==> flow/design.v <==
module ALU (
    input wire [4:0] ALUOp,
    input wire [31:0] A,
    input wire [31:0] B,
    output wire [31:0] Result,
    output wire ALUExp
);
  wire [31:0] add_sub_res;
  wire [31:0] slt_res;
  wire [31:0] sltu_res;
  wire [31:0] and_res;
  wire [31:0] nor_res;
  wire [31:0] or_res;
  wire [31:0] xor_res;
  wire [31:0] sll_res;
  wire [31:0] sr_res;
  wire [31:0] lui_res;
  wire [31:0] mul_res;   
  wire [31:0] andn_res;
  wire [31:0] orn_res;
  wire [63:0] sr64_result;
  wire [63:0] mul64_res;   
  wire [31:0] div_res;   
  wire        add_ovf;
  wire        sub_ovf;
  wire        div_exc;
  wire        add_exc;
  wire        sub_exc;
  wire [31:0] adder_a;
  wire [31:0] adder_b;
  wire        adder_cin;
  wire [31:0] adder_res;
  wire        adder_cout;
  assign adder_a = A;
  assign adder_b = (ALUOp == 5'b00001 | ALUOp == 5'b00010 | ALUOp == 5'b00011) ? ~B : B;
  assign adder_cin = (ALUOp == 5'b00001 | ALUOp == 5'b00010 | ALUOp == 5'b00011) ? 1'b1 : 1'b0;
  assign {adder_cout, adder_res} = adder_a + adder_b + adder_cin;
  assign add_sub_res = adder_res;
  assign add_exc = (adder_a[31] ~^ adder_b[31]) & (adder_a[31] ^ adder_res[31]);
  assign sub_exc = (adder_a[31] ~^ adder_b[31]) & (adder_a[31] ^ adder_res[31]);
  assign add_ovf = add_exc;
  assign sub_ovf = sub_exc;
  assign slt_res = {31'b0, ((A[31] & ~B[31]) | ((A[31] ~^ B[31]) & adder_res[31]))};
  assign sltu_res = {31'b0, ~adder_cout};
  assign and_res = A & B;
  assign or_res = A | B;
  assign andn_res = A & ~B;
  assign orn_res = A | ~B;
  assign nor_res = ~(A | B);
  assign xor_res = A ^ B;
  assign lui_res = B;
  assign sll_res = A << B[4:0];
  assign sr64_result = {{32{(ALUOp == 5'b01010) & A[31]}}, A[31:0]} >> B[4:0];
  assign sr_res = sr64_result[31:0];
  assign mul64_res = A * B;
  assign mul_res = mul64_res[31:0];
  assign div_res = (B == 32'b0) ? 32'b0 : A / B;
  assign div_exc = (B == 32'b0);
  assign Result = ({32{ALUOp == 5'b00000}}   & add_sub_res
                  |{32{ALUOp == 5'b00001}}   & add_sub_res
                  |{32{ALUOp == 5'b00010}}   & slt_res
                  |{32{ALUOp == 5'b00011}}  & sltu_res
                  |{32{ALUOp == 5'b00100}}   & and_res
                  |{32{ALUOp == 5'b00101}}   & nor_res
                  |{32{ALUOp == 5'b00110}}    & or_res
                  |{32{ALUOp == 5'b00111}}   & xor_res
                  |{32{ALUOp == 5'b01000}}   & sll_res
                  |{32{ALUOp == 5'b01001}}   & sr_res
                  |{32{ALUOp == 5'b01010}}   & sr_res
                  |{32{ALUOp == 5'b01011}}   & lui_res
                  |{32{ALUOp == 5'b01100}}  & andn_res
                  |{32{ALUOp == 5'b01101}}   & orn_res
                  |{32{ALUOp == 5'b01110}}   & mul_res
                  |{32{ALUOp == 5'b01111}}   & div_res
                  |{32{ALUOp == 5'b00000}} & 32'b0);
  assign ALUExp = ({1{ALUOp == 5'b00000}}    & add_ovf
                  |{1{ALUOp == 5'b00001}}    & sub_ovf
                  |{1{ALUOp == 5'b01111}}    & div_exc);
endmodule
module alu_unit (
    input  wire        clk,
    input  wire        rst,
    input  wire        in_valid,
    output wire        in_ready,
    input  wire [ 4:0] in_op,
    input  wire [31:0] in_a,
    input  wire [31:0] in_b,
    output reg         out_valid,
    output reg  [31:0] out_result,
    output reg         out_exc
);
  reg        v1;
  reg [ 4:0] op1;
  reg [31:0] a1;
  reg [31:0] b1;
  wire [31:0] alu_res;
  wire        alu_exc;
  assign in_ready = 1'b1;
  ALU u_alu (
      .ALUOp (op1),
      .A     (a1),
      .B     (b1),
      .Result(alu_res),
      .ALUExp(alu_exc)
  );
  always @(posedge clk) begin
    if (rst) begin
      v1        <= 1'b0;
      out_valid <= 1'b0;
    end else begin
      v1        <= in_valid;
      out_valid <= v1;
    end
    op1        <= in_op;
    a1         <= in_a;
    b1         <= in_b;
    out_result <= alu_res;
    out_exc    <= alu_exc;
  end
endmodule
From RTL to reports: alu_unit
The steps from the RTL of alu_unit to its reports follow in flow order.
Line numbers count from 1 in the design file above.
Library cell names are shortened.
A cell with -- has no value.
- top module: alu_unit
- clock: clk
- cell library: sky130hd
- timing corner: tt_025C_1v80

After elaboration
Source: Yosys, flattened and elaborated, memories not mapped. Widths are those after wreduce; folded enables and synchronous resets count as part of the registers. Registers that Yosys merges into a memory's read port (data or address) are not register bits. Print and check cells do not count. Equal cells are merged and count once.
- noted add/subtract/negate cells: 2
- noted $mul: 1
- noted divide/modulo/power cells: 1
- order comparisons at 0
- noted equal/unequal tests: 15
- shifts and indexed selects at 2
- multiplexer cells: 3
- bitwise operators at 55
- reduce/logical cells: 2
- operators with widths (kind ; number):
    divider 32 x 32 -> 32 bit ; 1
    multiplier 32 x 32 -> 32 bit ; 1
    bitwise OR 32 bit ; 17
    bitwise AND 32 bit ; 16
    bitwise AND 32 x 1 -> 32 bit ; 2
    NOT 32 bit ; 2
    right shift 64 x 5 -> 32 bit ; 1
    two-way mux 32 bit ; 2
    == test 5 x 4 -> 1 bit (second input constant) ; 8
    adder 32 x 32 -> 33 bit ; 1
    adder 33 x 1 -> 33 bit ; 1
    bitwise XOR 32 bit ; 1
    left shift 32 x 5 -> 32 bit ; 1
    logical NOT 32 bit ; 1
    == test 5 x 3 -> 1 bit (second input constant) ; 4
    == test 5 x 2 -> 1 bit (second input constant) ; 2
    bitwise AND 1 bit ; 7
    bitwise OR 1 bit ; 5
    == test 5 x 1 -> 1 bit (second input constant) ; 1
    logical NOT 5 bit ; 1
    bitwise XNOR 1 bit ; 2
    NOT 1 bit ; 2
    bitwise XOR 1 bit ; 1
    two-way mux 1 bit ; 1
- bits in registers: 104
- latch bits: 0
- RAM bits: 0
- bits in read-only memories at 0
- word width x clocked read ports at 0
- memories: 0
- input port bits: 72
- elaborated cells: 88

Longest topological paths
Longest topological path by Yosys (ltp), each cell counted once; first at word level (registers and memories cut), then after technology mapping (sequential cells cut; the memories' decode and read muxes count).
- noted word-level depth: 23
- ABC_AREA: 1
- depth in mapped cells: 567

Synthesis result
Yosys stat after the flow's synthesis: flattened, memories mapped to cells. It holds for the ABC_AREA given above (unset counts as 0); a run with the other value may have another netlist.
- cells by type (type ; number ; total area (um^2)):
    ha_1 ; 813 ; 1.02E+04
    nand2_1 ; 2258 ; 8.48E+03
    fa_1 ; 409 ; 8.19E+03
    inv_1 ; 1500 ; 5630.4
    a21oi_1 ; 558 ; 2.79E+03
    xor2_1 ; 279 ; 2.44E+03
    dfxtp_1 ; 104 ; 2.08E+03
    o21ai_0 ; 367 ; 1.84E+03
    nor2_1 ; 422 ; 1.58E+03
    nand3_1 ; 311 ; 1.56E+03
    xnor2_1 ; 167 ; 1.46E+03
    nand3_2 ; 66 ; 660.634
    clkbuf_1 ; 171 ; 641.866
    nand2_2 ; 78 ; 487.968
    or2_2 ; 68 ; 425.408
    nor3_1 ; 79 ; 395.379
    nand4_1 ; 61 ; 381.616
    o2111ai_1 ; 36 ; 315.302
Other cell types: 73; their cells: 862.
- noted mapped cells: 8609
- mapped area at 56040.0 um^2
- mapped flip-flops: 104
- buffers: 306

Path before layout
OpenSTA on the mapped netlist: ideal clock, no wires. The path of least setup slack (recovery checks aside). Input and output delay are each 20% of the period. Register names are those of the netlist, which keeps one name where synthesis merged equal registers.
- kind: register -> register
- start: reg b1[0]
- end: reg out_result[0]
- noted clock period: 64.0 ns
- library setup time at 0.122 ns
- noted data arrival time: 63.118 ns
- slack: 0.760 ns
- path delay at 63.240 ns
- stages on the path at 546
- buffers on the path: 22
- noted period reached after synthesis: 63.24 ns
"path delay" is the arrival time less input delay plus setup time.
"stages on the path" counts driving pins, that of a launching flip-flop among them; a cell with two outputs on the path counts twice.
"period reached after synthesis" = period - worst setup slack (recovery checks aside). The figure is calculated, with input and output delays left at 20% of the set period.
- path through: dfxtp_1 > clkbuf_1 > inv_1 > clkbuf_1 > buf_1 > ha_1 > inv_1 > nor2_1 > nand2_1 > nor2_1 > nand2_1 > nor2_1 > nand3_1 > nand2_1 > nand2_1 > nand2_1 > ha_1 > nand2_1 > (+510 left out) > a21oi_1 > o21ai_0 > nand3_1 > nand2_1 > inv_1 > o31ai_1 > xnor2_1 > nand2_1 > nand2_1 > inv_1 > ha_1 > nand2_1 > inv_1 > nand3_1 > o211ai_1 > a41oi_1 > o211ai_1 > a311o_1
- noted elaborated cells between the ends (all ways): 50
- those cells by class: 2 x add/sub; 1 x mul; 1 x div; 2 x shift; 2 x mux; 41 x logic; 1 x reduce/logical
- ends and longest elaborated chain, post-synthesis (item ; line ; source):
    from (decl) ; 95 ; reg [31:0] b1;
    from (assign) ; 116 ; b1         <= in_b;
    to (assign) ; 117 ; out_result <= alu_res;
    to (decl) ; 89 ; output reg  [31:0] out_result,
Chain of elaborated cells between the ends: none given.

Worst path after layout
From the final timing report of record 1: the path of least setup slack in the routed layout; clock arrival at registers is part of the times.
- kind: register -> register
- start: reg b1[0]
- end: reg out_result[0]
- noted clock period: 39.2 ns
- library setup time at 0.10 ns
- noted data arrival time: 61.66 ns
- slack: -22.13 ns
- stages on the path at 505
- buffers on the path: 104
- path through: dfxtp_4 > inv_4 > ha_4 > inv_4 > nor2_2 > nand2_1 > nor2_1 > nand2_1 > nor2_2 > nand3_2 > nand3_2 > nand2_2 > ha_4 > nand2_4 > inv_2 > o21ai_2 > nor2_1 > nand3_1 > (+469 left out) > a221oi_2 > o21ai_2 > nand2_2 > nand3_4 > buf_4 > buf_4 > buf_4 > nand2_1 > a21boi_1 > ha_1 > a21o_1 > a211oi_2 > o221a_2 > o41ai_1 > buf_4 > a41oi_2 > o211ai_1 > a311o_1
- noted elaborated cells between the ends (all ways): 50
- those cells by class: 2 x add/sub; 1 x mul; 1 x div; 2 x shift; 2 x mux; 41 x logic; 1 x reduce/logical
- ends and longest elaborated chain, after layout (item ; line ; source):
    from (decl) ; 95 ; reg [31:0] b1;
    from (assign) ; 116 ; b1         <= in_b;
    to (assign) ; 117 ; out_result <= alu_res;
    to (decl) ; 89 ; output reg  [31:0] out_result,
Chain of elaborated cells between the ends: none given.

==> results <==
6 stored runs of alu_unit in the flow (synthesis by Yosys, layout by OpenROAD, sky130hd cells), in arbitrary order. Constraints: input delay and output delay 20% of the set period each, output load 0.01 pF.
"clock period achieved": clock period set for the run, less the worst setup slack. It is reckoned from that one timing run; input and output delays stay at 20% of the period that was set.
"allowed time less slack (worst setup path)" is the time allowed to the run's worst setup path (the clock period less input and output delay, where it has them) less its slack. Clock arrival times count: a late capture clock shortens it, a late launch clock lengthens it.
"overall power" is the tool's figure for a default switching activity; nothing was simulated.

Record 1
Settings were ABC_AREA = 1; CAP_MARGIN = 40; CORE_MARGIN = 9; CORE_UTILIZATION = 15; CTS_CLUSTER_DIAMETER = 253; MIN_ROUTING_LAYER = met1; SLEW_MARGIN = 0; TNS_END_PERCENT = 75; period_ns = 39.2
- noted the area of the synthesized netlist: 56040.0 um^2
- total die area at 395930.0 um^2
- standard-cell area of the final layout: 89370.7 um^2
- post-route utilization: 24.0%
- setup slack of the worst path at -22.126 ns
- setup total negative slack at -110.888 ns
- post-route worst hold slack at 0.408 ns
- overall power at 3.749 mW
- clock period achieved at 61.326 ns
- allowed time less slack (worst setup path) at 61.33 ns
- worst setup path type: register -> register

Record 2
Settings were ABC_AREA = 0; CAP_MARGIN = 15; CELL_PAD_IN_SITES_DETAIL_PLACEMENT = 2; CORE_UTILIZATION = 39; CTS_CLUSTER_DIAMETER = 357; CTS_CLUSTER_SIZE = 70; GPL_ROUTABILITY_DRIVEN = 0; HOLD_SLACK_MARGIN = 0.11; MIN_ROUTING_LAYER = met1; PLACE_DENSITY_LB_ADDON = 0.06; SETUP_SLACK_MARGIN = -0.36; SLEW_MARGIN = 15; TNS_END_PERCENT = 55; period_ns = 53.5; CORE_MARGIN = 2
- unfinished; error DPL-0033 in placement

Record 3
Settings were CELL_PAD_IN_SITES_DETAIL_PLACEMENT = 0; CORE_ASPECT_RATIO = 0.69; CORE_MARGIN = 8; CORE_UTILIZATION = 27; CTS_CLUSTER_DIAMETER = 102; GPL_ROUTABILITY_DRIVEN = 1; HOLD_SLACK_MARGIN = 0.16; MAX_ROUTING_LAYER = met4; MIN_ROUTING_LAYER = met2; SETUP_SLACK_MARGIN = 5.0; SLEW_MARGIN = 35; TNS_END_PERCENT = 50; period_ns = 64.0; CAP_MARGIN = 20
- unfinished; error GRT-0116 in routing

Record 4
Settings were ABC_AREA = 1; CELL_PAD_IN_SITES_DETAIL_PLACEMENT = 2; CORE_UTILIZATION = 40; CTS_CLUSTER_SIZE = 84; GPL_ROUTABILITY_DRIVEN = 0; PLACE_DENSITY = 0.6; period_ns = 64.0; CAP_MARGIN = 20; CORE_MARGIN = 2; SLEW_MARGIN = 20
- unfinished; error DPL-0033 in placement

Record 5
Settings were ABC_AREA = 0; CAP_MARGIN = 0; CELL_PAD_IN_SITES_DETAIL_PLACEMENT = 2; CORE_MARGIN = 8; CORE_UTILIZATION = 62; CTS_CLUSTER_SIZE = 45; GPL_ROUTABILITY_DRIVEN = 0; MAX_ROUTING_LAYER = met5; MIN_ROUTING_LAYER = met2; PLACE_DENSITY = 0.6; SETUP_SLACK_MARGIN = 5.0; SLEW_MARGIN = 30; TNS_END_PERCENT = 35; period_ns = 64.0
- unfinished; error DPL-0033 in placement

Record 6
Settings were CORE_ASPECT_RATIO = 0.71; CORE_UTILIZATION = 32; CTS_CLUSTER_SIZE = 42; GPL_ROUTABILITY_DRIVEN = 1; MIN_ROUTING_LAYER = met2; PLACE_DENSITY_LB_ADDON = 0.0; SETUP_SLACK_MARGIN = -2.0; TNS_END_PERCENT = 10; period_ns = 39.8; CAP_MARGIN = 20; CORE_MARGIN = 2; SLEW_MARGIN = 20
- unfinished; error GRT-0116 in routing
